==> flow/design.v <==
module mdc (clk, rst_n, start, A, B, out, done);
input clk, rst_n, start;
input [7:0] A, B;
output reg [7:0] out;
output reg done;
reg [1:0] state;
reg [7:0] A_aux, B_aux;
localparam IDLE = 2'b00;
localparam SUBTRACT = 2'b01;
localparam FINISHED = 2'b10;
always @(posedge clk or negedge rst_n) begin
    if (!rst_n) begin
        state <= IDLE;
        out <= 0;
        done <= 0;
    end else begin
        done <= 0;
        case (state)
            IDLE: begin
                state <= IDLE;
                if (start) begin
                    state <= SUBTRACT;
                    A_aux <= A;
                    B_aux <= B;
                end
            end
            SUBTRACT: begin
                state <= SUBTRACT;
                if (A_aux > B_aux)
                    A_aux <= A_aux - B_aux;
                else if (B_aux > A_aux)
                    B_aux <= B_aux - A_aux;
                else
                    state <= FINISHED;
            end
            FINISHED: begin
                state <= IDLE;
                done <= 1;
                out <= A_aux;
            end
            default: state <= IDLE;
        endcase
    end
end
endmodule
Hand-over note for mdc

Tool chain data of mdc

Module mdc before and after one edit of its RTL, step after step.
Lines under "unedited" count in the file above, lines under "edited" in the edited file.
"change" is "edited" less "unedited", of the values as shown; "relative change" is that difference over "unedited", in percent.
The mark n/a stands for no value.

Top module: mdc
Clock port: clk
Standard-cell library: sky130hd
Timing corner: tt_025C_1v80

Diff

Unified diff, file above to edited file.
A script made this edit. It changes what the design does and was not meant as an optimisation.

```diff
@@ -29,5 +29,5 @@
                 if (A_aux > B_aux)
                     A_aux <= A_aux - B_aux;
-                else if (B_aux > A_aux)
+                else if (B_aux == A_aux)
                     B_aux <= B_aux - A_aux;
                 else
```

After elaboration

Source: Yosys, flattened and elaborated, memories not mapped. Widths are those after wreduce. Registers that Yosys merges into a memory's read port (data or address) are not register bits. Print and check cells do not count. Equal cells are merged and count once.

Operators by class:

| item                             | unedited | edited | change | relative change (%) |
| $add $sub $neg                   | 2        | 2      | 0      | 0.00 |
| $lt $le $gt $ge                  | 2        | 1      | -1     | -50.00 |
| equality and inequality tests    | 6        | 7      | +1     | +16.67 |
| mux-type cells                   | 12       | 12     | 0      | 0.00 |
| reductions and logical operators | 4        | 4      | 0      | 0.00 |

Operator list:

| kind                                                     | unedited | edited | change | relative change (%) |
| 8-bit > comparator                                       | 2        | 1      | -1     | -50.00 |
| 8-bit == test                                            | 0        | 1      | +1     | n/a |
| 8-bit two-way mux                                        | 5        | 5      | 0      | 0.00 |
| 2-bit inequality test with constant B                    | 4        | 4      | 0      | 0.00 |
| 1-bit two-way mux                                        | 2        | 2      | 0      | 0.00 |
| 2-bit two-way mux                                        | 2        | 2      | 0      | 0.00 |
| 8-bit case mux with 2-bit select                         | 2        | 2      | 0      | 0.00 |
| 8-bit subtractor                                         | 2        | 2      | 0      | 0.00 |
| 2-bit by 1-bit == test with 1-bit output with constant B | 1        | 1      | 0      | 0.00 |
| 2-bit == test with constant B                            | 1        | 1      | 0      | 0.00 |
| 2-bit zero test                                          | 1        | 1      | 0      | 0.00 |
| 2-bit case mux with 2-bit select                         | 1        | 1      | 0      | 0.00 |
| 4-bit AND reduction                                      | 1        | 1      | 0      | 0.00 |
| 5-bit AND reduction                                      | 1        | 1      | 0      | 0.00 |
| 2-bit nonzero test                                       | 1        | 1      | 0      | 0.00 |

Word-level totals:

| item                            | unedited | edited | change | relative change (%) |
| register bits after elaboration | 27       | 27     | 0      | 0.00 |
| input bits                      | 19       | 19     | 0      | 0.00 |
| output and inout bits           | 9        | 9      | 0      | 0.00 |
| word-level cells                | 31       | 31     | 0      | 0.00 |

Logic depth

Depth = most cells in a row (Yosys ltp): at word level without a register or memory, in the mapped netlist without a sequential cell, where the memories' decode and read muxes count.

Depth:

| item                          | unedited | edited | change | relative change (%) |
| depth in word-level cells     | 4        | 4      | 0      | 0.00 |
| ABC_AREA                      | 0        | 0      | n/a    | n/a |
| gate-level depth with buffers | 7        | 7      | 0      | 0.00 |
| mapped depth without buffers  | 7        | 7      | 0      | 0.00 |

Netlist

Source: synth_stat.txt of the flow (Yosys; design flattened, memories mapped). It holds for the ABC_AREA given above (unset counts as 0); a run with the other value may have another netlist.

Mapped netlist:

| item                                | unedited | edited | change | relative change (%) |
| mapped cells                        | 205      | 182    | -23    | -11.22 |
| chip area (Yosys) (sq um)           | 1979.4   | 1843.0 | -136.4 | -6.89 |
| sequential part of the area (sq um) | 782.0    | 782.0  | 0.0    | 0.00 |
| flip-flops                          | 28       | 28     | 0      | 0.00 |
| buffer cells                        | 10       | 8      | -2     | -20.00 |

Cells by type:

| type                       | unedited | edited | change | relative change (%) |
| sky130_fd_sc_hd__a211oi_1  | 9        | 1      | -8     | -88.89 |
| sky130_fd_sc_hd__nand2b_1  | 13       | 7      | -6     | -46.15 |
| sky130_fd_sc_hd__nor2_1    | 15       | 10     | -5     | -33.33 |
| sky130_fd_sc_hd__o31ai_1   | 8        | 3      | -5     | -62.50 |
| sky130_fd_sc_hd__inv_1     | 22       | 18     | -4     | -18.18 |
| sky130_fd_sc_hd__o21ai_0   | 12       | 15     | +3     | +25.00 |
| sky130_fd_sc_hd__or3_1     | 4        | 1      | -3     | -75.00 |
| sky130_fd_sc_hd__nand4_1   | 3        | 0      | -3     | -100.00 |
| sky130_fd_sc_hd__a221o_1   | 1        | 4      | +3     | +300.00 |
| sky130_fd_sc_hd__nor2b_1   | 0        | 3      | +3     | n/a |
| sky130_fd_sc_hd__o211ai_1  | 5        | 3      | -2     | -40.00 |
| sky130_fd_sc_hd__o21a_1    | 3        | 5      | +2     | +66.67 |
| sky130_fd_sc_hd__a211o_1   | 2        | 0      | -2     | -100.00 |
| sky130_fd_sc_hd__a2bb2oi_1 | 2        | 0      | -2     | -100.00 |
| sky130_fd_sc_hd__o211a_1   | 2        | 0      | -2     | -100.00 |
| sky130_fd_sc_hd__o221ai_1  | 2        | 0      | -2     | -100.00 |
| sky130_fd_sc_hd__a221oi_1  | 0        | 2      | +2     | n/a |
| sky130_fd_sc_hd__o311ai_0  | 0        | 2      | +2     | n/a |

Not every row of either side is listed.

Timing after synthesis

Source: OpenSTA report_checks on the synthesized netlist (no wires, ideal clock, input and output delay 20% of the period each), path of least setup slack; recovery checks are left aside. Register names are those of the netlist, which keeps one name where synthesis merged equal registers.

Timing path after synthesis:

| item                              | unedited             | edited               | change | relative change (%) |
| path kind                         | register to register | register to register | n/a    | n/a |
| start                             | reg A_aux[0]         | reg A_aux[0]         | n/a    | n/a |
| end                               | reg B_aux[0]         | reg A_aux[0]         | n/a    | n/a |
| period (ps)                       | 4000                 | 4000                 | 0      | 0.00 |
| setup time (ps)                   | 387                  | 376                  | -11    | n/a |
| launch time at the first pin (ps) | 0                    | 0                    | 0      | n/a |
| data arrival time (ps)            | 2208                 | 1880                 | -328   | -14.86 |
| data required time (ps)           | 3613                 | 3624                 | +11    | +0.30 |
| slack (ps)                        | 1406                 | 1744                 | +338   | n/a |
| delay of the path (ps)            | 2595                 | 2256                 | -339   | -13.06 |
| driving pins on the path          | 7                    | 8                    | +1     | +14.29 |
| buffers on the path               | 0                    | 0                    | 0      | n/a |
| synthesis period reached (ps)     | 2594                 | 2256                 | -338   | -13.03 |

"delay of the path" is the arrival time less input delay plus setup time.
"driving pins on the path": output pins that drive a net of the path, with the launching flip-flop's if there is one; two outputs of one cell count as two.
"synthesis period reached" is the clock period less the worst setup slack; recovery checks do not enter. This is arithmetic on one report: input and output delays are still those of the set period (20% each).
The rows between start and end are the longest chain of elaborated cells between them; the timing report does not say that the signal goes this way. Where chains are equally long, one stands for them.
Each line given opens the expression or statement behind the cell; cells for indexed reads and writes are added by Yosys, which also makes memories of some case tables.
unedited: Only ways into the end's enable, where the timed path ends, are counted here.

Between the ends, after synthesis, unedited:
Path through: sky130_fd_sc_hd__edfxtp_1 sky130_fd_sc_hd__ha_1 sky130_fd_sc_hd__fa_1 sky130_fd_sc_hd__nand2b_1 sky130_fd_sc_hd__a211oi_1 sky130_fd_sc_hd__nor3_1 sky130_fd_sc_hd__o31ai_1
Length of the longest elaborated chain: 3
Elaborated cells between the ends (all ways): 5
Source lines of those cells: 2
Those cells by class: compare: 2; eq/ne: 2; reduce/logical: 1

Ends and longest elaborated chain, after synthesis, unedited:

| item                  | line | RTL |
| start: declaration    | 7    | `reg [7:0] A_aux, B_aux;` |
| start: assignment     | 23   | `A_aux <= A;` |
| start: assignment     | 30   | `A_aux <= A_aux - B_aux;` |
| 8-bit > comparator    | 31   | `else if (B_aux > A_aux)` |
| 2-bit inequality test | n/a  |  |
| 5-bit AND reduction   | n/a  |  |
| end: assignment       | 24   | `B_aux <= B;` |
| end: assignment       | 32   | `B_aux <= B_aux - A_aux;` |
| end: declaration      | 7    |  |

edited: Only ways into the end's enable, where the timed path ends, are counted here.

Between the ends, after synthesis, edited:
Path through: sky130_fd_sc_hd__edfxtp_1 sky130_fd_sc_hd__inv_1 sky130_fd_sc_hd__ha_1 sky130_fd_sc_hd__fa_1 sky130_fd_sc_hd__nand2b_1 sky130_fd_sc_hd__a21oi_1 sky130_fd_sc_hd__a21oi_1 sky130_fd_sc_hd__o22ai_1
Length of the longest elaborated chain: 3
Elaborated cells between the ends (all ways): 3
Source lines of those cells: 1
Those cells by class: compare: 1; eq/ne: 1; reduce/logical: 1

Ends and longest elaborated chain, after synthesis, edited:

| item                  | line | RTL |
| start: declaration    | 7    | `reg [7:0] A_aux, B_aux;` |
| start: assignment     | 23   | `A_aux <= A;` |
| start: assignment     | 30   | `A_aux <= A_aux - B_aux;` |
| 8-bit > comparator    | 29   | `if (A_aux > B_aux)` |
| 2-bit inequality test | n/a  |  |
| 4-bit AND reduction   | n/a  |  |
| end: assignment       | 23   |  |
| end: assignment       | 30   |  |
| end: declaration      | 7    |  |

Timing after layout

From the final timing report of the runs of set A: the path of least setup slack in the routed layout; clock arrival at registers is part of the times.
The report prints the path's times to 10 ps; the period is as set.

Timing path post-layout:

| item                              | unedited             | edited               | change | relative change (%) |
| path kind                         | register to register | register to register | n/a    | n/a |
| start                             | reg A_aux[0]         | reg A_aux[3]         | n/a    | n/a |
| end                               | reg A_aux[7]         | reg B_aux[5]         | n/a    | n/a |
| period (ps)                       | 2850                 | 2850                 | 0      | 0.00 |
| setup time (ps)                   | 280                  | 250                  | -30    | n/a |
| launch time at the first pin (ps) | 260                  | 270                  | +10    | +3.85 |
| data arrival time (ps)            | 2380                 | 2260                 | -120   | -5.04 |
| data required time (ps)           | 2830                 | 2860                 | +30    | +1.06 |
| slack (ps)                        | 440                  | 600                  | +160   | n/a |
| driving pins on the path          | 9                    | 7                    | -2     | -22.22 |
| buffers on the path               | 1                    | 0                    | -1     | -100.00 |

The rows between start and end are the longest chain of elaborated cells between them; the timing report does not say that the signal goes this way. Where chains are equally long, one stands for them.
unedited: Only ways into the end's enable, where the timed path ends, are counted here.

Between the ends, post-layout, unedited:
Path through: sky130_fd_sc_hd__edfxtp_1 sky130_fd_sc_hd__inv_1 sky130_fd_sc_hd__ha_1 sky130_fd_sc_hd__fa_1 sky130_fd_sc_hd__nand2b_1 sky130_fd_sc_hd__a211oi_1 sky130_fd_sc_hd__o31ai_1 sky130_fd_sc_hd__a21oi_1 sky130_fd_sc_hd__buf_4
Length of the longest elaborated chain: 3
Elaborated cells between the ends (all ways): 3
Source lines of those cells: 1
Those cells by class: compare: 1; eq/ne: 1; reduce/logical: 1

Ends and longest elaborated chain, post-layout, unedited:

| item                  | line | RTL |
| start: declaration    | 7    | `reg [7:0] A_aux, B_aux;` |
| start: assignment     | 23   | `A_aux <= A;` |
| start: assignment     | 30   | `A_aux <= A_aux - B_aux;` |
| 8-bit > comparator    | 29   | `if (A_aux > B_aux)` |
| 2-bit inequality test | n/a  |  |
| 4-bit AND reduction   | n/a  |  |
| end: assignment       | 23   |  |
| end: assignment       | 30   |  |
| end: declaration      | 7    |  |

edited: The path ends at the data pin of a flip-flop with enable; ways to the enable are not counted.

Between the ends, post-layout, edited:
Path through: sky130_fd_sc_hd__edfxtp_1 sky130_fd_sc_hd__inv_1 sky130_fd_sc_hd__ha_1 sky130_fd_sc_hd__and2_4 sky130_fd_sc_hd__a221o_1 sky130_fd_sc_hd__or2_0 sky130_fd_sc_hd__a221o_1
Length of the longest elaborated chain: 4
Elaborated cells between the ends (all ways): 6
Source lines of those cells: 4
Those cells by class: add/sub: 1; compare: 1; eq/ne: 1; mux: 3

Ends and longest elaborated chain, post-layout, edited:

| item                             | line | RTL |
| start: declaration               | 7    | `reg [7:0] A_aux, B_aux;` |
| start: assignment                | 23   | `A_aux <= A;` |
| start: assignment                | 30   | `A_aux <= A_aux - B_aux;` |
| 8-bit subtractor                 | 32   | `B_aux <= B_aux - A_aux;` |
| 8-bit two-way mux                | 31   | `else if (B_aux == A_aux)` |
| 8-bit two-way mux                | 29   | `if (A_aux > B_aux)` |
| 8-bit case mux with 2-bit select | 18   | `case (state)` |
| end: assignment                  | 24   | `B_aux <= B;` |
| end: assignment                  | 32   |  |
| end: declaration                 | 7    |  |

Layout results

Runs of the flow (Yosys, OpenROAD) on both versions; the two runs of a pair have the same settings. The constraints put input and output delay at 20% of the set period each and load the outputs with 0.01 pF.

Flow settings, set A:
CORE_UTILIZATION: 40
CTS_BUF_LIST: "sky130_fd_sc_hd__clkbuf_16"
period_ns: 2.85
CAP_MARGIN: 20
CORE_MARGIN: 2
SLEW_MARGIN: 20

Final reports, set A:

| item                                     | unedited | edited | change | relative change (%) |
| netlist area reported by Yosys (sq um)   | 1979.4   | 1843.0 | -136.4 | -6.89 |
| overall die area (sq um)                 | 5527.2   | 5166.7 | -360.5 | -6.52 |
| standard-cell area after routing (sq um) | 2412.3   | 2275.9 | -136.4 | -5.65 |
| utilization of the finished layout       | 0.507    | 0.519  | +0.012 | n/a |
| setup slack of the worst path (ps)       | 444      | 604    | +160   | n/a |
| total negative slack (ps)                | 0        | 0      | 0      | n/a |
| worst hold slack after layout (ps)       | 505      | 509    | +4     | n/a |
| period achieved (ps)                     | 2406     | 2246   | -160   | -6.65 |

Flow settings, set B:
CELL_PAD_IN_SITES_GLOBAL_PLACEMENT: 1
CORE_MARGIN: 6
CORE_UTILIZATION: 56
CTS_BUF_LIST: "sky130_fd_sc_hd__clkbuf_16"
CTS_CLUSTER_DIAMETER: 202
GPL_ROUTABILITY_DRIVEN: 1
HOLD_SLACK_MARGIN: 0.07
MAX_ROUTING_LAYER: met5
PLACE_DENSITY: 0.67
SETUP_SLACK_MARGIN: -0.11
SLEW_MARGIN: 10
period_ns: 2.54
CAP_MARGIN: 20

Final reports, set B:

| item                                     | unedited | edited | change | relative change (%) |
| netlist area reported by Yosys (sq um)   | 1979.4   | 1843.0 | -136.4 | -6.89 |
| overall die area (sq um)                 | 5105.1   | 4812.2 | -292.9 | -5.74 |
| standard-cell area after routing (sq um) | 2398.6   | 2265.9 | -132.7 | -5.53 |
| utilization of the finished layout       | 0.713    | 0.736  | +0.023 | n/a |
| setup slack of the worst path (ps)       | 116      | 263    | +147   | n/a |
| total negative slack (ps)                | 0        | 0      | 0      | n/a |
| worst hold slack after layout (ps)       | 506      | 513    | +7     | n/a |
| period achieved (ps)                     | 2424     | 2277   | -147   | -6.06 |

By "period achieved" is meant the clock period of the run minus its worst setup slack. This is arithmetic on one report: input and output delays are still those of the set period (20% each).

End of note.
